==> flow/design.v <==
module DFF(D,clk,reset,Q);
	input D;  
	input clk;  
	input reset;  
	output reg Q;  
	always @(posedge clk or posedge reset) 
	begin
 		if(reset==1'b1)
  		Q <= 1'b0; 
 		else 
  		Q <= D; 
	end 
endmodule 
module partial_products (
	input [31:0]a,
	input [31:0]b,
	output reg [31:0][63:0]p_prods
);
	integer i;
	always @(a or b)
	begin
		for(i=0; i<32; i=i+1)begin
			if(b[i] == 1)begin
				p_prods[i] = a << i;
			end
			else
				p_prods[i] = 64'h00000000;
		end
	end
endmodule
module FA (
	input [63:0] x,
	input [63:0] y,
	input [63:0] z,
	output [63:0] u,
	output [63:0] v);
assign u = x^y^z;
assign v[0] = 0;
assign v[63:1] = (x&y) | (y&z) | (z&x);
endmodule
module rdcla (sum, cout, a, b, cin,clk);
	input [31:0] a, b;
	input cin,clk;
	output reg [31:0] sum;
	output reg cout;
	wire [32:0] carry0, carry1;
	wire [32:0] carry0_1, carry1_1, carry0_2, carry1_2, carry0_4, carry1_4, carry0_8, carry1_8, carry0_16, carry1_16;
	wire [32:0] carry0_1d, carry1_1d, carry0_2d, carry1_2d, carry0_4d, carry1_4d, carry0_8d, carry1_8d, carry0_16d, carry1_16d;
	wire [32:0] carry_final;
	wire [31:0] p0, p1, p2, p3, p4, p5, p6;
	assign carry0[0] = 1'b0;
	assign carry1[0] = 1'b1;
	assign p0 = a^b;
	DFF DFFP1 [31:0] (p0,clk,1'b0,p1);
	DFF DFFP2 [31:0] (p1,clk,1'b0,p2);
	DFF DFFP3 [31:0] (p2,clk,1'b0,p3);
	DFF DFFP4 [31:0] (p3,clk,1'b0,p4);
	DFF DFFP5 [31:0] (p4,clk,1'b0,p5);
	DFF DFFP6 [31:0] (p5,clk,1'b0,p6);
	assign carry_final = carry0_16 | (carry1_16 & {33{cin}});
	always @(*)
	begin
		sum = p6^carry_final[31:0];
		cout = carry_final[32];	
	end
	kpg_init init [32:1] (carry1[32:1], carry0[32:1], a[31:0], b[31:0], clk);
	assign carry1_1d[0] = carry1[0];
	assign carry0_1d[0] = carry0[0];
	assign carry1_2d[1:0] = carry1_1[1:0];
	assign carry0_2d[1:0] = carry0_1[1:0];
	assign carry1_4d[3:0] = carry1_2[3:0];
	assign carry0_4d[3:0] = carry0_2[3:0];
	assign carry1_8d[7:0] = carry1_4[7:0];
	assign carry0_8d[7:0] = carry0_4[7:0];
	assign carry1_16d[15:0] = carry1_8[15:0];
	assign carry0_16d[15:0] = carry0_8[15:0];
	kpg itr_1 [32:1] (carry1[32:1], carry0[32:1], carry1[31:0], carry0[31:0], carry1_1d[32:1], carry0_1d[32:1]);
	DFF DFF1 [32:0] (carry1_1d[32:0],clk,1'b0,carry1_1[32:0]);
	DFF DFF2 [32:0] (carry0_1d[32:0],clk,1'b0,carry0_1[32:0]);
	kpg itr_2 [32:2] (carry1_1[32:2], carry0_1[32:2], carry1_1[30:0], carry0_1[30:0], carry1_2d[32:2], carry0_2d[32:2]);
	DFF DFF3 [32:0] (carry1_2d[32:0],clk,1'b0,carry1_2[32:0]);
	DFF DFF4 [32:0] (carry0_2d[32:0],clk,1'b0,carry0_2[32:0]);
	kpg itr_4 [32:4] (carry1_2[32:4], carry0_2[32:4], carry1_2[28:0], carry0_2[28:0], carry1_4d[32:4], carry0_4d[32:4]);
	DFF DFF5 [32:0] (carry1_4d[32:0],clk,1'b0,carry1_4[32:0]);
	DFF DFF6 [32:0] (carry0_4d[32:0],clk,1'b0,carry0_4[32:0]);
	kpg itr_8 [32:8] (carry1_4[32:8], carry0_4[32:8], carry1_4[24:0], carry0_4[24:0], carry1_8d[32:8], carry0_8d[32:8]);
	DFF DFF7 [32:0] (carry1_8d[32:0],clk,1'b0,carry1_8[32:0]);
	DFF DFF8 [32:0] (carry0_8d[32:0],clk,1'b0,carry0_8[32:0]);
	kpg itr_16 [32:16] (carry1_8[32:16], carry0_8[32:16], carry1_8[16:0], carry0_8[16:0], carry1_16d[32:16], carry0_16d[32:16]);
	DFF DFF9 [32:0] (carry1_16d[32:0],clk,1'b0,carry1_16[32:0]);
	DFF DFF10 [32:0] (carry0_16d[32:0],clk,1'b0,carry0_16[32:0]);
endmodule
module kpg_init (
	output reg out1, out0,
	input a, b,clk
);
	always @(posedge clk)
	case ({a, b})
		2'b00: begin
			out0 <= 1'b0; out1 <= 1'b0;
		end
		2'b11: begin
			out0 <= 1'b1; out1 <= 1'b1;
		end
		default: begin 
			out0 <= 1'b0; out1 <= 1'b1;
		end
	endcase
endmodule
module kpg (
	input cur_bit_1, cur_bit_0, prev_bit_1, prev_bit_0,
	output reg out_bit_1, out_bit_0
);
	always @(*)
	begin
		if({cur_bit_1, cur_bit_0} == 2'b00)
			{out_bit_1, out_bit_0} = 2'b00;
		else if({cur_bit_1, cur_bit_0} == 2'b11)
			{out_bit_1, out_bit_0} = 2'b11;
		else
			{out_bit_1, out_bit_0} = {prev_bit_1, prev_bit_0};
	end
endmodule
module wallace (
	input [31:0] a,
	input [31:0] b,
	input clk,
	output [63:0] out
);
	wire [31:0][63:0]p_prods;
	integer i;
	partial_products pp (a, b, p_prods);
	wire [63:0] u_l11, v_l11, u_l12, v_l12, u_l13, v_l13, u_l14, v_l14, u_l15, v_l15, u_l16, v_l16, u_l17, v_l17, u_l18, v_l18, u_l19, v_l19, u_l110, v_l110;
	wire [63:0] u_l11d, v_l11d, u_l12d, v_l12d, u_l13d, v_l13d, u_l14d, v_l14d, u_l15d, v_l15d, u_l16d, v_l16d, u_l17d, v_l17d, u_l18d, v_l18d, u_l19d, v_l19d, u_l110d, v_l110d;
	FA l11 (p_prods[0][63:0], p_prods[1][63:0], p_prods[2][63:0], u_l11d[63:0], v_l11d[63:0]);
	FA l12 (p_prods[3][63:0], p_prods[4][63:0], p_prods[5][63:0], u_l12d[63:0], v_l12d[63:0]);
	FA l13 (p_prods[6][63:0], p_prods[7][63:0], p_prods[8][63:0], u_l13d[63:0], v_l13d[63:0]);
	FA l14 (p_prods[9][63:0], p_prods[10][63:0], p_prods[11][63:0], u_l14d[63:0], v_l14d[63:0]);
	FA l15 (p_prods[12][63:0], p_prods[13][63:0], p_prods[14][63:0], u_l15d[63:0], v_l15d[63:0]);
	FA l16 (p_prods[15][63:0], p_prods[16][63:0], p_prods[17][63:0], u_l16d[63:0], v_l16d[63:0]);
	FA l17 (p_prods[18][63:0], p_prods[19][63:0], p_prods[20][63:0], u_l17d[63:0], v_l17d[63:0]);
	FA l18 (p_prods[21][63:0], p_prods[22][63:0], p_prods[23][63:0], u_l18d[63:0], v_l18d[63:0]);
	FA l19 (p_prods[24][63:0], p_prods[25][63:0], p_prods[26][63:0], u_l19d[63:0], v_l19d[63:0]);
	FA l110 (p_prods[27][63:0], p_prods[28][63:0], p_prods[29][63:0], u_l110d[63:0], v_l110d[63:0]);
	DFF DFF_ul11 [63:0] (u_l11d[63:0],clk,1'b0,u_l11[63:0]);
	DFF DFF_ul12 [63:0] (u_l12d[63:0],clk,1'b0,u_l12[63:0]);
	DFF DFF_ul13 [63:0] (u_l13d[63:0],clk,1'b0,u_l13[63:0]);
	DFF DFF_ul14 [63:0] (u_l14d[63:0],clk,1'b0,u_l14[63:0]);
	DFF DFF_ul15 [63:0] (u_l15d[63:0],clk,1'b0,u_l15[63:0]);
	DFF DFF_ul16 [63:0] (u_l16d[63:0],clk,1'b0,u_l16[63:0]);
	DFF DFF_ul17 [63:0] (u_l17d[63:0],clk,1'b0,u_l17[63:0]);
	DFF DFF_ul18 [63:0] (u_l18d[63:0],clk,1'b0,u_l18[63:0]);
	DFF DFF_ul19 [63:0] (u_l19d[63:0],clk,1'b0,u_l19[63:0]);
	DFF DFF_ul110 [63:0] (u_l110d[63:0],clk,1'b0,u_l110[63:0]);
	DFF DFF_vl11 [63:0] (v_l11d[63:0],clk,1'b0,v_l11[63:0]);
	DFF DFF_vl12 [63:0] (v_l12d[63:0],clk,1'b0,v_l12[63:0]);
	DFF DFF_vl13 [63:0] (v_l13d[63:0],clk,1'b0,v_l13[63:0]);
	DFF DFF_vl14 [63:0] (v_l14d[63:0],clk,1'b0,v_l14[63:0]);
	DFF DFF_vl15 [63:0] (v_l15d[63:0],clk,1'b0,v_l15[63:0]);
	DFF DFF_vl16 [63:0] (v_l16d[63:0],clk,1'b0,v_l16[63:0]);
	DFF DFF_vl17 [63:0] (v_l17d[63:0],clk,1'b0,v_l17[63:0]);
	DFF DFF_vl18 [63:0] (v_l18d[63:0],clk,1'b0,v_l18[63:0]);
	DFF DFF_vl19 [63:0] (v_l19d[63:0],clk,1'b0,v_l19[63:0]);
	DFF DFF_vl110 [63:0] (v_l110d[63:0],clk,1'b0,v_l110[63:0]);
	wire [63:0] u_l21, v_l21, u_l22, v_l22, u_l23, v_l23, u_l24, v_l24, u_l25, v_l25, u_l26, v_l26, u_l27, v_l27;
	wire [63:0] u_l21d, v_l21d, u_l22d, v_l22d, u_l23d, v_l23d, u_l24d, v_l24d, u_l25d, v_l25d, u_l26d, v_l26d, u_l27d, v_l27d;
	FA l21 (u_l11[63:0], v_l11[63:0], u_l12[63:0], u_l21d[63:0], v_l21d[63:0]);
	FA l22 (v_l12[63:0], u_l13[63:0], v_l13[63:0], u_l22d[63:0], v_l22d[63:0]);
	FA l23 (u_l14[63:0], v_l14[63:0], u_l15[63:0], u_l23d[63:0], v_l23d[63:0]);
	FA l24 (v_l15[63:0], u_l16[63:0], v_l16[63:0], u_l24d[63:0], v_l24d[63:0]);
	FA l25 (u_l17[63:0], v_l17[63:0], u_l18[63:0], u_l25d[63:0], v_l25d[63:0]);
	FA l26 (v_l18[63:0], u_l19[63:0], v_l19[63:0], u_l26d[63:0], v_l26d[63:0]);
	wire [63:0] p30_1, p31_1, p31_2;
	DFF DFF_p30_1 [63:0] (p_prods[30][63:0],clk,1'b0,p30_1[63:0]);
	DFF DFF_p31_1 [63:0] (p_prods[31][63:0],clk,1'b0,p31_1[63:0]);
	DFF DFF_p31_2 [63:0] (p31_1[63:0],clk,1'b0,p31_2[63:0]);
	FA l27 (u_l110[63:0], v_l110[63:0], p30_1[63:0], u_l27d[63:0], v_l27d[63:0]);
	DFF DFF_ul21 [63:0] (u_l21d[63:0],clk,1'b0,u_l21[63:0]);
	DFF DFF_ul22 [63:0] (u_l22d[63:0],clk,1'b0,u_l22[63:0]);
	DFF DFF_ul23 [63:0] (u_l23d[63:0],clk,1'b0,u_l23[63:0]);
	DFF DFF_ul24 [63:0] (u_l24d[63:0],clk,1'b0,u_l24[63:0]);
	DFF DFF_ul25 [63:0] (u_l25d[63:0],clk,1'b0,u_l25[63:0]);
	DFF DFF_ul26 [63:0] (u_l26d[63:0],clk,1'b0,u_l26[63:0]);
	DFF DFF_ul27 [63:0] (u_l27d[63:0],clk,1'b0,u_l27[63:0]);
	DFF DFF_vl21 [63:0] (v_l21d[63:0],clk,1'b0,v_l21[63:0]);
	DFF DFF_vl22 [63:0] (v_l22d[63:0],clk,1'b0,v_l22[63:0]);
	DFF DFF_vl23 [63:0] (v_l23d[63:0],clk,1'b0,v_l23[63:0]);
	DFF DFF_vl24 [63:0] (v_l24d[63:0],clk,1'b0,v_l24[63:0]);
	DFF DFF_vl25 [63:0] (v_l25d[63:0],clk,1'b0,v_l25[63:0]);
	DFF DFF_vl26 [63:0] (v_l26d[63:0],clk,1'b0,v_l26[63:0]);
	DFF DFF_vl27 [63:0] (v_l27d[63:0],clk,1'b0,v_l27[63:0]);
	wire [63:0] u_l31, v_l31, u_l32, v_l32, u_l33, v_l33, u_l34, v_l34, u_l35, v_l35;
	wire [63:0] u_l31d, v_l31d, u_l32d, v_l32d, u_l33d, v_l33d, u_l34d, v_l34d, u_l35d, v_l35d;
	FA l31 (u_l21[63:0], v_l21[63:0], u_l22[63:0], u_l31d[63:0], v_l31d[63:0]);
	FA l32 (v_l22[63:0], u_l23[63:0], v_l23[63:0], u_l32d[63:0], v_l32d[63:0]);
	FA l33 (u_l24[63:0], v_l24[63:0], u_l25[63:0], u_l33d[63:0], v_l33d[63:0]);
	FA l34 (v_l25[63:0], u_l26[63:0], v_l26[63:0], u_l34d[63:0], v_l34d[63:0]);
	FA l35 (u_l27[63:0], v_l27[63:0], p31_2[63:0], u_l35d[63:0], v_l35d[63:0]);
	DFF DFF_ul31 [63:0] (u_l31d[63:0],clk,1'b0,u_l31[63:0]);
	DFF DFF_ul32 [63:0] (u_l32d[63:0],clk,1'b0,u_l32[63:0]);
	DFF DFF_ul33 [63:0] (u_l33d[63:0],clk,1'b0,u_l33[63:0]);
	DFF DFF_ul34 [63:0] (u_l34d[63:0],clk,1'b0,u_l34[63:0]);
	DFF DFF_ul35 [63:0] (u_l35d[63:0],clk,1'b0,u_l35[63:0]);
	DFF DFF_vl31 [63:0] (v_l31d[63:0],clk,1'b0,v_l31[63:0]);
	DFF DFF_vl32 [63:0] (v_l32d[63:0],clk,1'b0,v_l32[63:0]);
	DFF DFF_vl33 [63:0] (v_l33d[63:0],clk,1'b0,v_l33[63:0]);
	DFF DFF_vl34 [63:0] (v_l34d[63:0],clk,1'b0,v_l34[63:0]);
	DFF DFF_vl35 [63:0] (v_l35d[63:0],clk,1'b0,v_l35[63:0]);
	wire [63:0] u_l41, v_l41, u_l42, v_l42, u_l43, v_l43;
	wire [63:0] u_l41d, v_l41d, u_l42d, v_l42d, u_l43d, v_l43d;
	FA l41 (u_l31[63:0], v_l31[63:0], u_l32[63:0], u_l41d[63:0], v_l41d[63:0]);
	FA l42 (v_l32[63:0], u_l33[63:0], v_l33[63:0], u_l42d[63:0], v_l42d[63:0]);
	FA l43 (u_l34[63:0], v_l34[63:0], u_l35[63:0], u_l43d[63:0], v_l43d[63:0]);
	DFF DFF_ul41 [63:0] (u_l41d[63:0],clk,1'b0,u_l41[63:0]);
	DFF DFF_ul42 [63:0] (u_l42d[63:0],clk,1'b0,u_l42[63:0]);
	DFF DFF_ul43 [63:0] (u_l43d[63:0],clk,1'b0,u_l43[63:0]);
	DFF DFF_vl41 [63:0] (v_l41d[63:0],clk,1'b0,v_l41[63:0]);
	DFF DFF_vl42 [63:0] (v_l42d[63:0],clk,1'b0,v_l42[63:0]);
	DFF DFF_vl43 [63:0] (v_l43d[63:0],clk,1'b0,v_l43[63:0]);
	wire [63:0] u_l51, v_l51, u_l52, v_l52;
	wire [63:0] u_l51d, v_l51d, u_l52d, v_l52d;
	FA l51 (u_l41[63:0], v_l41[63:0], u_l42[63:0], u_l51d[63:0], v_l51d[63:0]);
	FA l52 (v_l42[63:0], u_l43[63:0], v_l43[63:0], u_l52d[63:0], v_l52d[63:0]);
	DFF DFF_ul51 [63:0] (u_l51d[63:0],clk,1'b0,u_l51[63:0]);
	DFF DFF_ul52 [63:0] (u_l52d[63:0],clk,1'b0,u_l52[63:0]);
	DFF DFF_vl51 [63:0] (v_l51d[63:0],clk,1'b0,v_l51[63:0]);
	DFF DFF_vl52 [63:0] (v_l52d[63:0],clk,1'b0,v_l52[63:0]);
	wire [63:0] u_l61, v_l61;
	wire [63:0] u_l61d, v_l61d;
	FA l61 (u_l51[63:0], v_l51[63:0], u_l52[63:0], u_l61d[63:0], v_l61d[63:0]);
	DFF DFF_ul61 [63:0] (u_l61d[63:0],clk,1'b0,u_l61[63:0]);
	DFF DFF_vl61 [63:0] (v_l61d[63:0],clk,1'b0,v_l61[63:0]);
	wire [63:0] u_l71, v_l71;
	wire [63:0] u_l71d, v_l71d;
	wire [63:0] v_l52_6;
	DFF DFF_vl52_6 [63:0] (v_l52[63:0],clk,1'b0,v_l52_6[63:0]);
	FA l71 (u_l61[63:0], v_l61[63:0], v_l52_6[63:0], u_l71d[63:0], v_l71d[63:0]);
	DFF DFF_ul71 [63:0] (u_l71d[63:0],clk,1'b0,u_l71[63:0]);
	DFF DFF_vl71 [63:0] (v_l71d[63:0],clk,1'b0,v_l71[63:0]);
	wire [63:0] u_l81, v_l81;
	wire [63:0] u_l81d, v_l81d;
	wire [63:0] v_l35_4, v_l35_5, v_l35_6, v_l35_7;
	DFF DFF_vl35_4 [63:0] (v_l35[63:0],clk,1'b0,v_l35_4[63:0]);
	DFF DFF_vl35_5 [63:0] (v_l35_4[63:0],clk,1'b0,v_l35_5[63:0]);
	DFF DFF_vl35_6 [63:0] (v_l35_5[63:0],clk,1'b0,v_l35_6[63:0]);
	DFF DFF_vl35_7 [63:0] (v_l35_6[63:0],clk,1'b0,v_l35_7[63:0]);
	FA l81 (u_l71[63:0], v_l71[63:0], v_l35_7[63:0], u_l81d[63:0], v_l81d[63:0]);
	DFF DFF_ul81 [63:0] (u_l81d[63:0],clk,1'b0,u_l81[63:0]);
	DFF DFF_vl81 [63:0] (v_l81d[63:0],clk,1'b0,v_l81[63:0]);
	wire c,cd;
	rdcla l91 (out[31:0], cd, u_l81[31:0], v_l81[31:0], 1'b0, clk);
	rdcla l92 (out[63:32], , u_l81[63:32], v_l81[63:32], cd, clk);
endmodule
module adder_8bit (a,b,cin,sum);
	input [7:0] a,b;
	input cin;
	output [7:0] sum;
	wire [7:0] partial_sum;
	wire [8:0] carry, p, carry_1, p_1, carry_2, p_2, carry_4, p_4;
	assign carry[0] = cin;
	assign p[0] = 0;
	kpg_initial initializing_kpg [8:1] (a[7:0], b[7:0], p[8:1], carry[8:1]);
	assign p_1[0] = cin;
	assign carry_1[0] = cin;
	assign p_2[1:0] = p_1[1:0];
	assign carry_2[1:0] = carry_1[1:0];
	assign p_4[3:0] = p_2[3:0];
	assign carry_4[3:0] = carry_2[3:0];
	kpg_ iteration_1 [8:1] (p[8:1], carry[8:1], p[7:0], carry[7:0], p_1[8:1], carry_1[8:1]);
	kpg_ iteration_2 [8:2] (p_1[8:2], carry_1[8:2], p_1[6:0], carry_1[6:0], p_2[8:2], carry_2[8:2]);
	kpg_ iteration_4 [8:4] (p_2[8:4], carry_2[8:4], p_2[4:0], carry_2[4:0], p_4[8:4], carry_4[8:4]);
	assign partial_sum = a^b;
	assign sum[7:0] = partial_sum[7:0]^carry_4[7:0];
endmodule
module kpg_initial (
	input a, b,
	output reg p, carry
);
	always @*
	case ({a, b})
		2'b00: begin
			p = 1'b0; carry = 1'b0;
		end
		2'b11: begin
			p = 1'b0; carry = 1'b1;
		end
		default: begin 
			p = 1'b1; carry = 1'b0;
		end
	endcase
endmodule
module kpg_ (
	input current_p, current_carry, from_p, from_carry,
	output reg final_p, final_carry
);
	always @(*)
	begin
		if({current_p, current_carry} == 2'b00)
			{final_p, final_carry} = 2'b00;
		else if({current_p, current_carry} == 2'b01)
			{final_p, final_carry} = 2'b01;
		else
			{final_p, final_carry} = {from_p, from_carry};
	end
endmodule
module fp_multiplier(input [31:0] a,input [31:0] b,output [31:0]out,input clk,
	input rst,input in_valid,output out_valid);
	wire S3,overflow;
	wire [47:0] productd,wallace_out,product;
	wire [7:0] exponent1,exponent2;
	wire [15:0] trim;
	wire [22:0] prod;
	wire [31:0] out1,out2,out3,out1d,out2d,out3d,outd;
	wire [31:0] a15,b15,a16,b16,a17,b17,a18,b18;
	sideband side(clk,a,b,a15,b15,a16,b16,a17,b17,a18,b18);
	reg [18:0] valid;
	always @(posedge clk)
	begin
		if(rst)
			valid <= 19'b0;
		else
			valid <= {valid[17:0],in_valid};
	end
	assign out_valid = valid[18];
	xor (S3,a15[31],b15[31]);
	wallace w1({8'b0,1'b1,a[22:0]},{8'b0,1'b1,b[22:0]},clk,{trim,productd});
	DFF DFF1[47:0] (productd[47:0],clk,1'b0,product[47:0]);
	assign overflow=product[47];
	assign wallace_out=product;
	adder_8bit adder1(a15[30:23],b15[30:23],overflow,exponent1);
	adder_8bit subtract_127(exponent1,8'b10000000,1'b1,exponent2);
	shifter_1bit shift [22:0] (prod[22:0],overflow, wallace_out[45:23], wallace_out[46:24]);
	assign out1d={S3,exponent2,prod};
	DFF DFF3 [31:0] (out1d,clk,1'b0,out1);
	check_zero check1(out2d,a16,b16,out1);  
	DFF DFF4 [31:0] (out2d,clk,1'b0,out2);
	check_inf check2(out3d,a17,b17,out2);  
	DFF DFF5 [31:0] (out3d,clk,1'b0,out3);
	check_nan check3(outd,a18,b18,out3);  
	DFF DFF6 [31:0] (outd,clk,1'b0,out);
endmodule
module sideband(input clk,input [31:0] a,input [31:0] b,
	output [31:0] a15,output [31:0] b15,output [31:0] a16,output [31:0] b16,
	output [31:0] a17,output [31:0] b17,output [31:0] a18,output [31:0] b18);
	reg [9*18-1:0] da, db;
	always @(posedge clk)
	begin
		da <= {da[9*17-1:0],a[31:23]};
		db <= {db[9*17-1:0],b[31:23]};
	end
	assign a15 = {da[9*15-1 -: 9],23'b0};
	assign b15 = {db[9*15-1 -: 9],23'b0};
	assign a16 = {da[9*16-1 -: 9],23'b0};
	assign b16 = {db[9*16-1 -: 9],23'b0};
	assign a17 = {da[9*17-1 -: 9],23'b0};
	assign b17 = {db[9*17-1 -: 9],23'b0};
	assign a18 = {da[9*18-1 -: 9],23'b0};
	assign b18 = {db[9*18-1 -: 9],23'b0};
endmodule
module shifter_1bit(output prod,input overflow,input out1,input out2);
	assign prod = (!overflow & out1) | (overflow & out2);
endmodule
module check_zero(output [31:0] out,input [31:0] a,	input [31:0] b,	input [31:0] prod);
	wire is_zero = ((|a[30:23]) & (|b[30:23]));		 
	assign out = (prod & {32{is_zero}}) | (32'b0_00000000_00000000000000000000000 & {32{!is_zero}});
endmodule
module check_inf(output [31:0] out,input [31:0] a,	input [31:0] b,input [31:0] prod);
	wire is_inf = ((&a[30:23]) | (&b[30:23]));		 
	assign out = (prod & {32{!is_inf}}) | ({a[31] ^ b[31], 31'b11111111_00000000000000000000000} & {32{is_inf}});
endmodule
module check_nan(output [31:0] out,input [31:0] a,	input [31:0] b,	input [31:0] prod);
	wire is_nan = ((&a[30:23]) & !(|b[30:23])) || (!(|a[30:23]) & (&b[30:23]));		 
	assign out = (prod & {32{!is_nan}}) | ({32'b0_11111111_11111111111111111111111} & {32{is_nan}});
endmodule
Lab notebook: fp_multiplier

* Tool chain data of fp_multiplier *
Tool output for the design above before and after an edit, in the order of the flow.
Lines under "unedited" count in the file above, lines under "edited" in the edited file.
"difference": "edited" minus "unedited" as printed here. "rel. change": 100 x difference / "unedited".
Library cell names are shortened.
Not given: n/a

design
  top module = fp_multiplier
  clock input = clk
  standard-cell library = sky130hd
  library corner = tt_025C_1v80

* Diff *
The edit as a unified diff against the file above.
This change comes from a script, not from a designer. The edited design behaves differently; no optimisation was intended.

begin of diff
@@ -270,5 +270,5 @@
 	kpg_ iteration_2 [8:2] (p_1[8:2], carry_1[8:2], p_1[6:0], carry_1[6:0], p_2[8:2], carry_2[8:2]);
 	kpg_ iteration_4 [8:4] (p_2[8:4], carry_2[8:4], p_2[4:0], carry_2[4:0], p_4[8:4], carry_4[8:4]);
-	assign partial_sum = a^b;
+	assign partial_sum = a+b;
 	assign sum[7:0] = partial_sum[7:0]^carry_4[7:0];
 endmodule
end of diff

* Word level *
Counts by Yosys on the flattened word-level netlist (proc, flatten, opt, wreduce; memories kept). Register bits leave out memories and registers merged into their read ports (data or address). Print and check cells are left out. Cells with the same type and inputs are merged into one.

word-level totals
  item                             unedited  edited  difference  rel. change (%)
  word width x clocked read ports  0         0       0           n/a
  bits in writable memories        0         0       0           n/a
  memories                         0         0       0           n/a
  cells after elaboration          5438      5438    0           0.00
  bits in registers                4594      4594    0           0.00
  memory bits (read-only)          0         0       0           n/a
  latch bits                       0         0       0           n/a
  output and inout bits            33        33      0           0.00
  input bits                       67        67      0           0.00

operators by class
  item                              unedited  edited  difference  rel. change (%)
  reductions and logical operators  299       299     0           0.00
  add/sub/neg operators             0         2       +2          n/a
  shift operators                   0         0       0           n/a
  bitwise gates (word level)        251       249     -2          -0.80
  div/mod/pow operators             0         0       0           n/a
  eq/ne operators                   252       252     0           0.00
  multiply operators                0         0       0           n/a
  mux-type cells                    380       380     0           0.00
  order comparisons                 0         0       0           n/a

operator list
  cell                         unedited  edited  difference  rel. change (%)
  8-bit XOR                    3         2       -1          -33.33
  1-bit inverter               1         0       -1          -100.00
  8-bit adder                  0         1       +1          n/a
  8-bit adder with constant B  0         1       +1          n/a

Operator kinds equal on both sides are left out: 79.

* Logic depth *
Yosys ltp: most cells in a row. Word level: on the elaborated netlist, between registers, memories and ports. Mapped: between sequential cells and ports; inverters and the memories' decode and read muxes count.

logic depth
  item                           unedited  edited  difference  rel. change (%)
  depth after elaboration        22        22      0           0.00
  ABC_AREA                       0         0       n/a         n/a
  gate-level depth with buffers  10        10      0           0.00
  mapped depth without buffers   9         8       -1          -11.11

* Synthesis result *
The flow's flattened synthesis, as Yosys stat reports it; memories are mapped. The netlist is that of the ABC_AREA named above (0 if unset); the other value can give another one.

cell types
  cell      unedited  edited  difference  rel. change (%)
  a21oi_1   19        23      +4          +21.05
  nor4b_1   6         2       -4          -66.67
  nand2_1   7         4       -3          -42.86
  a211o_1   1         4       +3          +300.00
  nand3_1   1         4       +3          +300.00
  or3b_1    1         4       +3          +300.00
  a21o_1    0         3       +3          n/a
  and2_1    626       628     +2          +0.32
  clkbuf_1  104       106     +2          +1.92
  mux2_2    26        24      -2          -7.69
  xnor2_1   25        23      -2          -8.00
  xor2_1    19        17      -2          -10.53
  nor2_1    9         7       -2          -22.22
  mux2i_1   4         2       -2          -50.00
  o21ai_0   3         1       -2          -66.67
  buf_2     2         0       -2          -100.00
  o22ai_1   2         0       -2          -100.00
  a211oi_1  0         2       +2          n/a

Cell types equal on both sides are left out: 11.
Not every row of either side is listed.

synthesis totals
  item                    unedited  edited   difference  rel. change (%)
  flip-flop cells         2560      2560     0           0.00
  synthesis area (um^2)   73167.7   73335.3  +167.6      +0.23
  buffers                 139       138      -1          -0.72
  mapped cells            4627      4637     +10         +0.22
  sequential area (um^2)  51249.2   51249.2  0.0         0.00

By module: a second synthesis without flattening, with its own total; a netlist apart from the flattened one above.

unflattened totals
  item                                            unedited  edited    difference  rel. change (%)
  cells (unflattened synthesis)                   17198     17284     +86         +0.50
  area total of the unflattened synthesis (um^2)  237123.7  237546.6  +422.9      +0.18

Each row is one instance without its submodules.

modules, unedited
  module           seq. area (um^2)  cells  times used  area (um^2)
  DFF              25.0              2      5549        28.8
  FA               0.0               66     30          1296.2
  (no name shown)  0.0               2241   1           15134.5
  sideband         6486.2            581    1           8411.8
  kpg              0.0               2      268         22.5
  kpg_init         40.0              4      64          53.8
  rdcla            0.0               103    2           999.7
  kpg_             0.0               2      34          22.5
  check_nan        0.0               48     1           563.0
  fp_multiplier    380.4             42     1           533.0
  check_zero       0.0               44     1           425.4
  adder_8bit       0.0               9      2           193.9
  shifter_1bit     0.0               1      23          15.0
  check_inf        0.0               42     1           325.3

unedited: Modules not listed: 2.

modules, edited
  module           seq. area (um^2)  cells  times used  area (um^2)
  DFF              25.0              2      5549        28.8
  FA               0.0               66     30          1296.2
  (no name shown)  0.0               2241   1           15134.5
  sideband         6486.2            581    1           8411.8
  kpg              0.0               2      268         22.5
  kpg_init         40.0              4      64          53.8
  rdcla            0.0               103    2           999.7
  adder_8bit       0.0               52     2           405.4
  kpg_             0.0               2      34          22.5
  check_nan        0.0               48     1           563.0
  fp_multiplier    380.4             42     1           533.0
  check_zero       0.0               44     1           425.4
  shifter_1bit     0.0               1      23          15.0
  check_inf        0.0               42     1           325.3

edited: Modules not listed: 2.

* Path before layout *
OpenSTA on the mapped netlist: ideal clock, no wires. The path of least setup slack (recovery checks aside). Input and output delay are each 20% of the period. Register names are those of the netlist, which keeps one name where synthesis merged equal registers.

timing after synthesis
  item                                 unedited                edited                  difference  rel. change (%)
  kind                                 flip-flop to flip-flop  flip-flop to flip-flop  n/a         n/a
  from                                 reg side.da[127]        reg DFF1[47].Q          n/a         n/a
  to                                   reg DFF3[30].Q          reg DFF3[30].Q          n/a         n/a
  launch time at the first pin (ps)    0                       0                       0           n/a
  clock period (ps)                    2500                    2500                    0           0.00
  library setup time (ps)              120                     130                     +10         n/a
  setup slack (ps)                     153                     -687                    -840        n/a
  stages on the path                   10                      11                      +1          +10.00
  path delay (ps)                      2347                    3188                    +841        +35.83
  arrival time (ps)                    2227                    3058                    +831        +37.31
  path buffers                         0                       2                       +2          n/a
  required time (ps)                   2380                    2370                    -10         -0.42
  period reached after synthesis (ps)  2347                    3187                    +840        +35.79

"path delay" is the arrival time less input delay plus setup time.
"stages on the path": output pins that drive a net of the path, with the launching flip-flop's if there is one; two outputs of one cell count as two.
"period reached after synthesis" is the clock period less the worst setup slack; recovery checks do not enter. This is arithmetic on one report: input and output delays are still those of the set period (20% each).
The rows between start and end are the longest chain of elaborated cells between them; the timing report does not say that the signal goes this way. Where chains are equally long, one stands for them.
A line is the first line of the expression or statement that the cell stems from. Yosys adds cells for indexed reads and writes and turns some case tables into memories.

on the way, after synthesis, unedited
  cells stage by stage = dfxtp_1 inv_1 ha_1 nor3b_1 mux2_2 xnor2_1 nand3_1 or3_4 nor3_2 xnor2_1

ends and longest elaborated chain, after synthesis, unedited
  item                RTL line  source
  start: declaration  345       reg [9*18-1:0] da, db;
  start: assignment   348       da <= {da[9*17-1:0],a[31:23]};
  end: assignment     9         Q <= 1'b0;
  end: assignment     11        Q <= D;
  end: declaration    5         output reg Q;

unedited: Chain of elaborated cells between the ends: none given.

on the way, after synthesis, edited
  cells stage by stage = dfxtp_1 clkbuf_1 clkbuf_1 inv_1 fa_1 nor4b_1 a211o_1 nand3_1 a211o_1 a2111oi_4 xnor3_1
  length of the longest elaborated chain = 14
  elaborated cells on any way between the ends = 45
  source lines of those cells = 5
  classes of those cells = add/sub: 1; mux: 28; logic: 2; reduce/logical: 14

ends and longest elaborated chain, after synthesis, edited
  item                RTL line  source
  start: declaration  5         output reg Q;
  start: assignment   9         Q <= 1'b0;
  start: assignment   11        Q <= D;
  1-bit two-way mux   300       else if({current_p, current_carry} == 2'b01)
  1-bit two-way mux   298       if({current_p, current_carry} == 2'b00)
  1-bit two-way mux   300
  1-bit two-way mux   298
  8-bit XOR           273       assign sum[7:0] = partial_sum[7:0]^carry_4[7:0];
  2-bit zero test     280       case ({a, b})
  1-bit two-way mux   280
  2-bit zero test     298
  1-bit two-way mux   298
  2-bit zero test     298
  1-bit two-way mux   298
  2-bit zero test     298
  1-bit two-way mux   298
  8-bit XOR           273
  end: assignment     9
  end: assignment     11
  end: declaration    5

* Worst path after layout *
Path of least setup slack in the final report of the runs of pair A (OpenROAD, finished layout, wires in). Where an end is a register, its clock arrival counts in the times.
The path's times are printed in steps of 10 ps; the period is the one set.

timing post-layout
  item                               unedited                edited                  difference  rel. change (%)
  kind                               flip-flop to flip-flop  flip-flop to flip-flop  n/a         n/a
  from                               reg side.da[127]        reg side.db[127]        n/a         n/a
  to                                 reg DFF3[28].Q          reg DFF3[30].Q          n/a         n/a
  launch time at the first pin (ps)  830                     840                     +10         +1.20
  arrival time (ps)                  3130                    3290                    +160        +5.11
  library setup time (ps)            120                     120                     0           n/a
  path buffers                       3                       0                       -3          -100.00
  stages on the path                 11                      9                       -2          -18.18
  required time (ps)                 3210                    3220                    +10         +0.31
  clock period (ps)                  2500                    2500                    0           0.00
  setup slack (ps)                   80                      -60                     -140        n/a

on the way, post-layout, unedited
  cells stage by stage = dfxtp_1 buf_4 ha_1 nor3b_2 buf_4 mux2_2 xnor2_2 nand3_2 or3_4 buf_4 xor2_1

ends and longest elaborated chain, post-layout, unedited
  item                RTL line  source
  start: declaration  345       reg [9*18-1:0] da, db;
  start: assignment   348       da <= {da[9*17-1:0],a[31:23]};
  end: assignment     9         Q <= 1'b0;
  end: assignment     11        Q <= D;
  end: declaration    5         output reg Q;

unedited: Chain of elaborated cells between the ends: none given.

on the way, post-layout, edited
  cells stage by stage = dfxtp_2 inv_2 ha_4 or3b_4 a211o_1 a21o_1 a211o_1 a2111oi_4 xnor3_1

ends and longest elaborated chain, post-layout, edited
  item                RTL line  source
  start: declaration  345       reg [9*18-1:0] da, db;
  start: assignment   349       db <= {db[9*17-1:0],b[31:23]};
  end: assignment     9         Q <= 1'b0;
  end: assignment     11        Q <= D;
  end: declaration    5         output reg Q;

edited: Chain of elaborated cells between the ends: none given.

* Measured runs *
Runs of the flow (Yosys, OpenROAD) on both versions; the two runs of a pair have the same settings. The constraints put input and output delay at 20% of the set period each and load the outputs with 0.01 pF.

flow settings, pair A
  CORE_UTILIZATION = 40
  period_ns = 2.5
  CAP_MARGIN = 20
  CORE_MARGIN = 2
  SLEW_MARGIN = 20

measured results, pair A
  item                                   unedited  edited    difference  rel. change (%)
  utilization (%)                        47.3      47.1      -0.2        n/a
  final worst hold slack (ps)            101       95        -6          n/a
  setup slack of the worst path (ps)     84        -64       -148        n/a
  total negative setup slack (ps)        0         -64       -64         n/a
  std-cell area (final layout) (um^2)    85698.4   86108.8   +410.4      +0.48
  die area (um^2)                        186356.0  186780.0  +424.0      +0.23
  netlist area reported by Yosys (um^2)  73167.7   73335.3   +167.6      +0.23

flow settings, pair B
  ABC_AREA = 1
  CORE_MARGIN = 6
  CORE_UTILIZATION = 15
  CTS_CLUSTER_SIZE = 88
  HOLD_SLACK_MARGIN = 0.05
  MIN_ROUTING_LAYER = met1
  PLACE_DENSITY_LB_ADDON = 0.08
  SLEW_MARGIN = 40
  TNS_END_PERCENT = 95
  period_ns = 2.02
  CAP_MARGIN = 20

measured results, pair B
  item                                   unedited  edited    difference  rel. change (%)
  utilization (%)                        19.2      19.3      +0.1        n/a
  final worst hold slack (ps)            199       239       +40         n/a
  setup slack of the worst path (ps)     142       32        -110        n/a
  total negative setup slack (ps)        0         0         0           n/a
  std-cell area (final layout) (um^2)    95064.9   95552.9   +488.0      +0.51
  die area (um^2)                        513795.0  515373.0  +1578.0     +0.31
  netlist area reported by Yosys (um^2)  74510.2   74742.9   +232.7      +0.31
